==> flow/design.v <==
module cordic(
    input signed [29:0] i_angle,
    input i_clk,
    input i_rst,
    input i_start,
    output signed [29:0] o_sin,
    output signed [29:0] o_cos,
    output o_done
);
localparam WD_EXT = 28;
localparam WD_INT = 62;
localparam START_VAL = 64'h26dd3b6a10d79a00;
localparam max_i = 8'd62;
reg signed [WD_INT+1:0] x;
reg signed [WD_INT+1:0] y; 
reg signed [WD_INT+1:0] z; 
reg signed [WD_INT+1:0] angle;
reg done;
assign o_done = done;
assign o_sin = y[(WD_INT+1):(WD_INT-WD_EXT)];
assign o_cos = x[(WD_INT+1):(WD_INT-WD_EXT)];
reg [7:0] i;
reg [7:0] state;
localparam 
    s_rst = 8'b0,
    s_work = 8'b1;
wire [WD_INT+1:0] atan [WD_INT:0];
assign atan[0] = 	63'h3243f6a8885a3000;
assign atan[1] = 	63'h1dac670561bb4f00;
assign atan[2] = 	63'hfadbafc96406e80;
assign atan[3] = 	63'h7f56ea6ab0bdb80;
assign atan[4] = 	63'h3feab76e59fbd40;
assign atan[5] = 	63'h1ffd55bba976250;
assign atan[6] = 	63'hfffaaadddb94d8;
assign atan[7] = 	63'h7fff5556eeea5c;
assign atan[8] = 	63'h3fffeaaab7776e;
assign atan[9] = 	63'h1ffffd5555bbbc;
assign atan[10] = 	63'hfffffaaaaadde;
assign atan[11] = 	63'h7fffff555556e;
assign atan[12] = 	63'h3fffffeaaaaaa;
assign atan[13] = 	63'h1ffffffd55554;
assign atan[14] = 	63'hfffffffaaaaa;
assign atan[15] = 	63'h7fffffff5554;
assign atan[16] = 	63'h3fffffffeaaa;
assign atan[17] = 	63'h1ffffffffd54;
assign atan[18] = 	63'hfffffffffaa;
assign atan[19] = 	63'h7fffffffff4;
assign atan[20] = 	63'h3fffffffffe;
assign atan[21] = 	63'h1fffffffffe;
assign atan[22] = 	63'hfffffffffe;
assign atan[23] = 	63'h7ffffffffe;
assign atan[24] = 	63'h3ffffffffe;
assign atan[25] = 	63'h1ffffffffe;
assign atan[26] = 	63'hffffffffe;
assign atan[27] = 	63'h800000000;
assign atan[28] = 	63'h400000000;
assign atan[29] = 	63'h200000000;
assign atan[30] = 	63'h100000000;
assign atan[31] = 	63'h80000000;
assign atan[32] = 	63'h40000000;
assign atan[33] = 	63'h20000000;
assign atan[34] = 	63'h10000000;
assign atan[35] = 	63'h8000000;
assign atan[36] = 	63'h4000000;
assign atan[37] = 	63'h2000000;
assign atan[38] = 	63'h1000000;
assign atan[39] = 	63'h800000;
assign atan[40] = 	63'h400000;
assign atan[41] = 	63'h200000;
assign atan[42] = 	63'h100000;
assign atan[43] = 	63'h80000;
assign atan[44] = 	63'h40000;
assign atan[45] = 	63'h20000;
assign atan[46] = 	63'h10000;
assign atan[47] = 	63'h8000;
assign atan[48] = 	63'h4000;
assign atan[49] = 	63'h2000;
assign atan[50] = 	63'h1000;
assign atan[51] = 	63'h800;
assign atan[52] = 	63'h400;
assign atan[53] = 	63'h200;
assign atan[54] = 	63'h100;
assign atan[55] = 	63'h80;
assign atan[56] = 	63'h40;
assign atan[57] = 	63'h20;
assign atan[58] = 	63'h10;
assign atan[59] = 	63'h8;
assign atan[60] = 	63'h4;
assign atan[61] = 	63'h2;
assign atan[62] = 	63'h1;
always @(posedge i_clk) begin
    if(i_rst) begin
        x <= 0;
        y <= 0;
        done <= 0;
        i <= 0;
        state <= s_rst;
    end
    else begin
        case (state)
            s_rst: begin
                if(i_start) begin
                    angle <= i_angle <<< (WD_INT-WD_EXT);
                    state <= s_work;
                    i <= 0;
                    x <= START_VAL;
                    y <= 0;
                    z <= 0;
                    done <= 0;
                end
            end
            s_work: begin
                if (z<=angle) begin
                    z <= z + atan[i];
                    x <= x - (y>>>i);
                    y <= y + (x>>>i);
                end
                else begin
                    z <= z - atan[i];
                    x <= x + (y>>>i);
                    y <= y - (x>>>i);
                end
                i <= i+1;
                if(i == max_i) begin
                    done <= 1'b1;
                    state <= s_rst;
                end
            end
        endcase
    end
end
endmodule
Hand-over note for cordic

-- Tool chain data of cordic
Each step is given for the RTL above and for the edited RTL.
Lines under "unedited" count in the file above, lines under "edited" in the edited file.
"change": "edited" minus "unedited" as printed here. "relative change": 100 x difference / "unedited".
Cell names lack the library's common part.
A cell with n/a has no value.
- top module: cordic
- clock: i_clk
- cell library: sky130hd
- timing corner: tt_025C_1v80

-- The edit
Unified diff, file above to edited file.
The edited RTL no longer does the same as the RTL above: the edit was made by script, with no optimisation intended.
begin of diff
@@ -122,5 +122,5 @@
                 end
                 i <= i+1;
-                if(i == max_i) begin
+                begin
                     done <= 1'b1;
                     state <= s_rst;
end of diff

-- Word-level counts
Source: Yosys, flattened and elaborated, memories not mapped. Widths are those after wreduce. Registers that Yosys merges into a memory's read port (data or address) are not register bits. Print and check cells do not count. Equal cells are merged and count once.
- storage and ports (item ; unedited ; edited ; change ; relative change (%)):
    bits in registers ; 239 ; 239 ; 0 ; 0.00
    latch bits ; 0 ; 0 ; 0 ; n/a
    memory bits (writable) ; 0 ; 0 ; 0 ; n/a
    ROM bits ; 0 ; 0 ; 0 ; n/a
    clocked read ports x word width ; 0 ; 0 ; 0 ; n/a
    memories kept ; 0 ; 0 ; 0 ; n/a
    input port bits ; 33 ; 33 ; 0 ; 0.00
    output and inout bits ; 61 ; 61 ; 0 ; 0.00
    elaborated cells ; 114 ; 109 ; -5 ; -4.39
- operators by class (item ; unedited ; edited ; change ; relative change (%)):
    $add $sub $neg ; 7 ; 7 ; 0 ; 0.00
    $mul ; 0 ; 0 ; 0 ; n/a
    divide/modulo/power cells ; 0 ; 0 ; 0 ; n/a
    order comparisons ; 1 ; 1 ; 0 ; 0.00
    eq/ne operators ; 66 ; 64 ; -2 ; -3.03
    shift operators ; 2 ; 2 ; 0 ; 0.00
    mux-type cells ; 23 ; 21 ; -2 ; -8.70
    bitwise logic cells ; 1 ; 1 ; 0 ; 0.00
    reduce/logical cells ; 7 ; 6 ; -1 ; -14.29
- operator list (kind ; unedited ; edited ; change ; relative change (%)):
    8-bit 2-to-1 mux ; 3 ; 2 ; -1 ; -33.33
    3-bit AND reduction ; 3 ; 2 ; -1 ; -33.33
    1-bit 2-to-1 mux ; 2 ; 1 ; -1 ; -50.00
    2-bit inequality test with constant B ; 2 ; 1 ; -1 ; -50.00
    8-bit by 6-bit == test with 1-bit output with constant B ; 1 ; 0 ; -1 ; -100.00
    6-bit == test with constant B ; 31 ; 31 ; 0 ; 0.00
    6-bit by 5-bit == test with 1-bit output with constant B ; 16 ; 16 ; 0 ; 0.00
    64-bit 2-to-1 mux ; 11 ; 11 ; 0 ; 0.00
    6-bit by 4-bit == test with 1-bit output with constant B ; 8 ; 8 ; 0 ; 0.00
    6-bit by 3-bit == test with 1-bit output with constant B ; 4 ; 4 ; 0 ; 0.00
    64-bit adder ; 3 ; 3 ; 0 ; 0.00
    64-bit case mux with 2-bit select ; 3 ; 3 ; 0 ; 0.00
    64-bit subtractor ; 3 ; 3 ; 0 ; 0.00
    6-bit by 2-bit == test with 1-bit output with constant B ; 2 ; 2 ; 0 ; 0.00
    8-bit case mux with 2-bit select ; 2 ; 2 ; 0 ; 0.00
    64-bit by 8-bit >>> shifter with 64-bit output ; 2 ; 2 ; 0 ; 0.00
    8-bit by 1-bit adder with 8-bit output with constant B ; 1 ; 1 ; 0 ; 0.00
    6-bit by 1-bit == test with 1-bit output with constant B ; 1 ; 1 ; 0 ; 0.00
    8-bit by 1-bit == test with 1-bit output with constant B ; 1 ; 1 ; 0 ; 0.00
    64-bit <= comparator ; 1 ; 1 ; 0 ; 0.00
    6-bit logical NOT ; 1 ; 1 ; 0 ; 0.00
    8-bit logical NOT ; 1 ; 1 ; 0 ; 0.00
    1-bit inverter ; 1 ; 1 ; 0 ; 0.00
    1-bit case mux with 2-bit select ; 1 ; 1 ; 0 ; 0.00
    64-bit case mux with 63-bit select ; 1 ; 1 ; 0 ; 0.00
    2-bit AND reduction ; 1 ; 1 ; 0 ; 0.00
    2-bit nonzero test ; 1 ; 1 ; 0 ; 0.00

-- Longest topological paths
Yosys ltp: most cells in a row. Word level: on the elaborated netlist, between registers, memories and ports. Mapped: between sequential cells and ports; inverters and the memories' decode and read muxes count.
- depth (item ; unedited ; edited ; change ; relative change (%)):
    depth after elaboration ; 8 ; 8 ; 0 ; 0.00
    ABC_AREA ; 0 ; 0 ; n/a ; n/a
    mapped depth ; 39 ; 38 ; -1 ; -2.56
    depth with buffers taken out ; 31 ; 30 ; -1 ; -3.23

-- Synthesis result
Source: synth_stat.txt of the flow (Yosys; design flattened, memories mapped). It holds for the ABC_AREA given above (unset counts as 0); a run with the other value may have another netlist.
- cells by type (cell ; unedited ; edited ; change ; relative change (%)):
    a21oi_1 ; 356 ; 399 ; +43 ; +12.08
    clkbuf_1 ; 164 ; 207 ; +43 ; +26.22
    nor3_1 ; 151 ; 183 ; +32 ; +21.19
    o31ai_1 ; 30 ; 55 ; +25 ; +83.33
    o21ai_0 ; 296 ; 272 ; -24 ; -8.11
    nand4_1 ; 44 ; 67 ; +23 ; +52.27
    and2_1 ; 47 ; 30 ; -17 ; -36.17
    nor4_1 ; 52 ; 37 ; -15 ; -28.85
    nand2_1 ; 411 ; 424 ; +13 ; +3.16
    mux2_2 ; 77 ; 65 ; -12 ; -15.58
    nand3b_1 ; 4 ; 16 ; +12 ; +300.00
    nand3_1 ; 131 ; 120 ; -11 ; -8.40
    o41ai_1 ; 7 ; 18 ; +11 ; +157.14
    a211oi_1 ; 65 ; 74 ; +9 ; +13.85
    buf_2 ; 53 ; 44 ; -9 ; -16.98
    buf_1 ; 30 ; 39 ; +9 ; +30.00
    o221ai_1 ; 18 ; 27 ; +9 ; +50.00
    xnor2_1 ; 198 ; 190 ; -8 ; -4.04
The list need not be complete.
- mapped netlist (item ; unedited ; edited ; change ; relative change (%)):
    cells in the netlist ; 4699 ; 4838 ; +139 ; +2.96
    chip area (Yosys) (um^2) ; 34569.4 ; 35343.9 ; +774.5 ; +2.24
    sequential part of the area (um^2) ; 5605.4 ; 5605.4 ; 0.0 ; 0.00
    flip-flops ; 233 ; 233 ; 0 ; 0.00

-- Worst setup path after synthesis
Source: OpenSTA report_checks on the synthesized netlist (no wires, ideal clock, input and output delay 20% of the period each), path of least setup slack; recovery checks are left aside. Register names are those of the netlist, which keeps one name where synthesis merged equal registers.
- path after synthesis (item ; unedited ; edited ; change ; relative change (%)):
    kind ; flip-flop to flip-flop ; flip-flop to flip-flop ; n/a ; n/a
    from ; register i[0] ; register i[0] ; n/a ; n/a
    to ; register z[56] ; register z[62] ; n/a ; n/a
    period (ps) ; 11000 ; 11000 ; 0 ; 0.00
    setup time (ps) ; 266 ; 266 ; 0 ; n/a
    time at the first pin (ps) ; 0 ; 0 ; 0 ; n/a
    arrival time (ps) ; 7474 ; 7635 ; +161 ; +2.15
    required time (ps) ; 10734 ; 10734 ; 0 ; 0.00
    setup slack (ps) ; 3260 ; 3099 ; -161 ; n/a
    path delay (ps) ; 7740 ; 7901 ; +161 ; +2.08
    stages ; 37 ; 35 ; -2 ; -5.41
    period reached after synthesis (ps) ; 7740 ; 7901 ; +161 ; +2.08
"path delay" = arrival - input delay + setup time.
"stages": output pins that drive a net of the path, with the launching flip-flop's if there is one; two outputs of one cell count as two.
"period reached after synthesis" is the clock period less the worst setup slack; recovery checks do not enter. This is arithmetic on one report: input and output delays are still those of the set period (20% each).
The rows between start and end are the longest chain of elaborated cells between them; the timing report does not say that the signal goes this way. Where chains are equally long, one stands for them.
A line is the first line of the expression or statement that the cell stems from. Yosys adds cells for indexed reads and writes and turns some case tables into memories.
A register here has more assigning lines than the two given.
Between the ends, after synthesis, unedited:
- cells stage by stage: dfxtp_1 -> buf_6 -> buf_8 -> buf_8 -> buf_8 -> buf_6 -> buf_6 -> buf_8 -> inv_1 -> ha_1 -> or2_2 -> nand3_1 -> nand2_1 -> a2111oi_0 -> and4b_1 -> and3_1 -> nand3_1 -> nor3_1 -> and2_1 -> nand2_1 -> o21ai_0 -> xnor2_1 -> ha_1 -> a21o_1 -> a21o_1 -> a31oi_1 -> o211ai_1 -> a21o_1 -> a221oi_1 -> a41oi_1 -> a21oi_1 -> o21ai_0 -> a211o_1 -> a31o_2 -> a221oi_1 -> xor2_1 -> nor2_1
- cells in the longest elaborated chain at 8
- RTL lines, path after synthesis, unedited (item ; line ; text):
    from (decl) ; 22 ; reg [7:0] i;
    from (assign) ; 96 ; i <= 0;
    from (assign) ; 123 ; i <= i+1;
    6-bit == test ; 119 ; z <= z - atan[i];
    64-bit case mux with 63-bit select ; 119 ;
    64-bit 2-to-1 mux ; 113 ; if (z<=angle) begin
    64-bit 2-to-1 mux ; 100 ; case (state)
    64-bit 2-to-1 mux ; 92 ; if(i_rst) begin
    64-bit subtractor ; 119 ;
    64-bit 2-to-1 mux ; 113 ;
    64-bit case mux with 2-bit select ; 100 ;
    to (assign) ; 114 ; z <= z + atan[i];
    to (assign) ; 119 ;
    to (decl) ; 16 ; reg signed [WD_INT+1:0] z;
Between the ends, after synthesis, edited:
- cells stage by stage: dfxtp_1 -> buf_6 -> buf_6 -> buf_6 -> buf_6 -> inv_2 -> ha_1 -> or3_1 -> a21oi_1 -> a31oi_1 -> a2111oi_0 -> ha_1 -> nand3_1 -> nor4_1 -> nand3_1 -> nor2_1 -> nand3_1 -> or2_1 -> or3_1 -> o31ai_4 -> xor2_1 -> ha_1 -> a21o_1 -> nand2_1 -> inv_1 -> o21ai_0 -> o211ai_1 -> o21a_1 -> a221oi_1 -> o21ai_0 -> a2111oi_0 -> o31ai_1 -> a41oi_1 -> xor2_1 -> nor2_1
- cells in the longest elaborated chain at 8
- RTL lines, path after synthesis, edited (item ; line ; text):
    from (decl) ; 22 ; reg [7:0] i;
    from (assign) ; 96 ; i <= 0;
    from (assign) ; 123 ; i <= i+1;
    6-bit == test ; 119 ; z <= z - atan[i];
    64-bit case mux with 63-bit select ; 119 ;
    64-bit 2-to-1 mux ; 113 ; if (z<=angle) begin
    64-bit 2-to-1 mux ; 100 ; case (state)
    64-bit 2-to-1 mux ; 92 ; if(i_rst) begin
    64-bit subtractor ; 119 ;
    64-bit 2-to-1 mux ; 113 ;
    64-bit case mux with 2-bit select ; 100 ;
    to (assign) ; 114 ; z <= z + atan[i];
    to (assign) ; 119 ;
    to (decl) ; 16 ; reg signed [WD_INT+1:0] z;

-- Path in the finished layout
From the final timing report of the runs of set A: the path of least setup slack in the routed layout; clock arrival at registers is part of the times.
The path's times are printed in steps of 10 ps; the period is the one set.
- path after layout (item ; unedited ; edited ; change ; relative change (%)):
    kind ; flip-flop to flip-flop ; flip-flop to flip-flop ; n/a ; n/a
    from ; register i[0] ; register i[7] ; n/a ; n/a
    to ; register z[56] ; register x[39] ; n/a ; n/a
    period (ps) ; 10400 ; 10400 ; 0 ; 0.00
    setup time (ps) ; 270 ; 130 ; -140 ; n/a
    time at the first pin (ps) ; 590 ; 610 ; +20 ; +3.39
    arrival time (ps) ; 10160 ; 9650 ; -510 ; -5.02
    required time (ps) ; 10720 ; 10860 ; +140 ; +1.31
    setup slack (ps) ; 560 ; 1210 ; +650 ; n/a
    stages ; 32 ; 29 ; -3 ; -9.38
The rows between start and end are the longest chain of elaborated cells between them; the timing report does not say that the signal goes this way. Where chains are equally long, one stands for them.
A register here has more assigning lines than the two given.
Between the ends, after layout, unedited:
- cells stage by stage: dfxtp_4 -> inv_1 -> ha_1 -> nor4_1 -> o22a_1 -> a21oi_1 -> or3b_1 -> a311oi_1 -> o2111a_1 -> inv_1 -> nand3_1 -> or4_1 -> nor4_1 -> a41oi_1 -> xnor2_1 -> ha_1 -> a21o_1 -> a21oi_1 -> o21bai_1 -> a21oi_1 -> nor2_1 -> a221oi_1 -> a41oi_1 -> a21oi_1 -> buf_4 -> o21ai_0 -> buf_4 -> a211o_1 -> a31o_2 -> a221oi_1 -> xor2_1 -> nor2_1
- cells in the longest elaborated chain at 8
- RTL lines, path after layout, unedited (item ; line ; text):
    from (decl) ; 22 ; reg [7:0] i;
    from (assign) ; 96 ; i <= 0;
    from (assign) ; 123 ; i <= i+1;
    6-bit == test ; 119 ; z <= z - atan[i];
    64-bit case mux with 63-bit select ; 119 ;
    64-bit 2-to-1 mux ; 113 ; if (z<=angle) begin
    64-bit 2-to-1 mux ; 100 ; case (state)
    64-bit 2-to-1 mux ; 92 ; if(i_rst) begin
    64-bit subtractor ; 119 ;
    64-bit 2-to-1 mux ; 113 ;
    64-bit case mux with 2-bit select ; 100 ;
    to (assign) ; 114 ; z <= z + atan[i];
    to (assign) ; 119 ;
    to (decl) ; 16 ; reg signed [WD_INT+1:0] z;
Between the ends, after layout, edited:
- cells stage by stage: dfxtp_2 -> buf_4 -> nor3b_4 -> buf_4 -> a222oi_1 -> o21a_1 -> a22oi_1 -> a221oi_1 -> nor4b_2 -> nand3_1 -> nor4_2 -> buf_4 -> o211ai_1 -> o21ai_0 -> xnor2_1 -> ha_1 -> inv_1 -> o21ai_0 -> a2111oi_0 -> or3_1 -> o31a_1 -> o311ai_0 -> a311oi_1 -> o21ai_0 -> and3_1 -> or4b_2 -> a31oi_1 -> xor2_1 -> o21ai_0
- cells in the longest elaborated chain at 4
- RTL lines, path after layout, edited (item ; line ; text):
    from (decl) ; 22 ; reg [7:0] i;
    from (assign) ; 96 ; i <= 0;
    from (assign) ; 123 ; i <= i+1;
    64-bit by 8-bit >>> shifter with 64-bit output ; 120 ; x <= x + (y>>>i);
    64-bit adder ; 120 ;
    64-bit 2-to-1 mux ; 113 ; if (z<=angle) begin
    64-bit case mux with 2-bit select ; 100 ; case (state)
    to (assign) ; 115 ; x <= x - (y>>>i);
    to (assign) ; 120 ;
    to (decl) ; 14 ; reg signed [WD_INT+1:0] x;

-- Flow runs
Runs of the flow (Yosys, OpenROAD) on both versions; the two runs of a pair have the same settings. The constraints put input and output delay at 20% of the set period each and load the outputs with 0.01 pF.
Settings, set A:
- CORE_UTILIZATION: 40
- period_ns at 10.4
- CAP_MARGIN: 20
- noted CORE_MARGIN: 2
- SLEW_MARGIN at 20
- measured results, set A (item ; unedited ; edited ; change ; relative change (%)):
    mapped cell area after synthesis (um^2) ; 34569.4 ; 35343.9 ; +774.5 ; +2.24
    total die area (um^2) ; 88792.1 ; 90754.6 ; +1962.5 ; +2.21
    standard-cell area after layout (um^2) ; 37981.4 ; 38214.2 ; +232.8 ; +0.61
    post-layout utilization ; 0.445 ; 0.434 ; -0.011 ; n/a
    lowest setup slack (ps) ; 564 ; 1212 ; +648 ; n/a
    setup total negative slack (ps) ; 0 ; 0 ; 0 ; n/a
    lowest hold slack (ps) ; 529 ; 473 ; -56 ; n/a
    power (uW) ; 7587 ; 5063 ; -2524 ; -33.27
Settings, set B:
- noted CORE_ASPECT_RATIO: 0.64
- noted CORE_MARGIN: 4
- CORE_UTILIZATION: 36
- noted CTS_CLUSTER_DIAMETER: 90
- PLACE_DENSITY_LB_ADDON at 0.19
- noted SETUP_SLACK_MARGIN: 1.96
- TNS_END_PERCENT at 40
- period_ns at 6.71
- CAP_MARGIN: 20
- SLEW_MARGIN at 20
- measured results, set B (item ; unedited ; edited ; change ; relative change (%)):
    mapped cell area after synthesis (um^2) ; 34569.4 ; 35343.9 ; +774.5 ; +2.24
    total die area (um^2) ; 101172.0 ; 103379.0 ; +2207.0 ; +2.18
    standard-cell area after layout (um^2) ; 56867.0 ; 58871.5 ; +2004.5 ; +3.52
    post-layout utilization ; 0.6 ; 0.608 ; +0.008 ; n/a
    lowest setup slack (ps) ; -605 ; -551 ; +54 ; n/a
    setup total negative slack (ps) ; -17821 ; -18484 ; -663 ; n/a
    lowest hold slack (ps) ; 511 ; 466 ; -45 ; n/a
    power (uW) ; 17094 ; 11087 ; -6007 ; -35.14
"power" rests on the timing tool's default activity at the inputs, not on a simulated workload.

End of note.
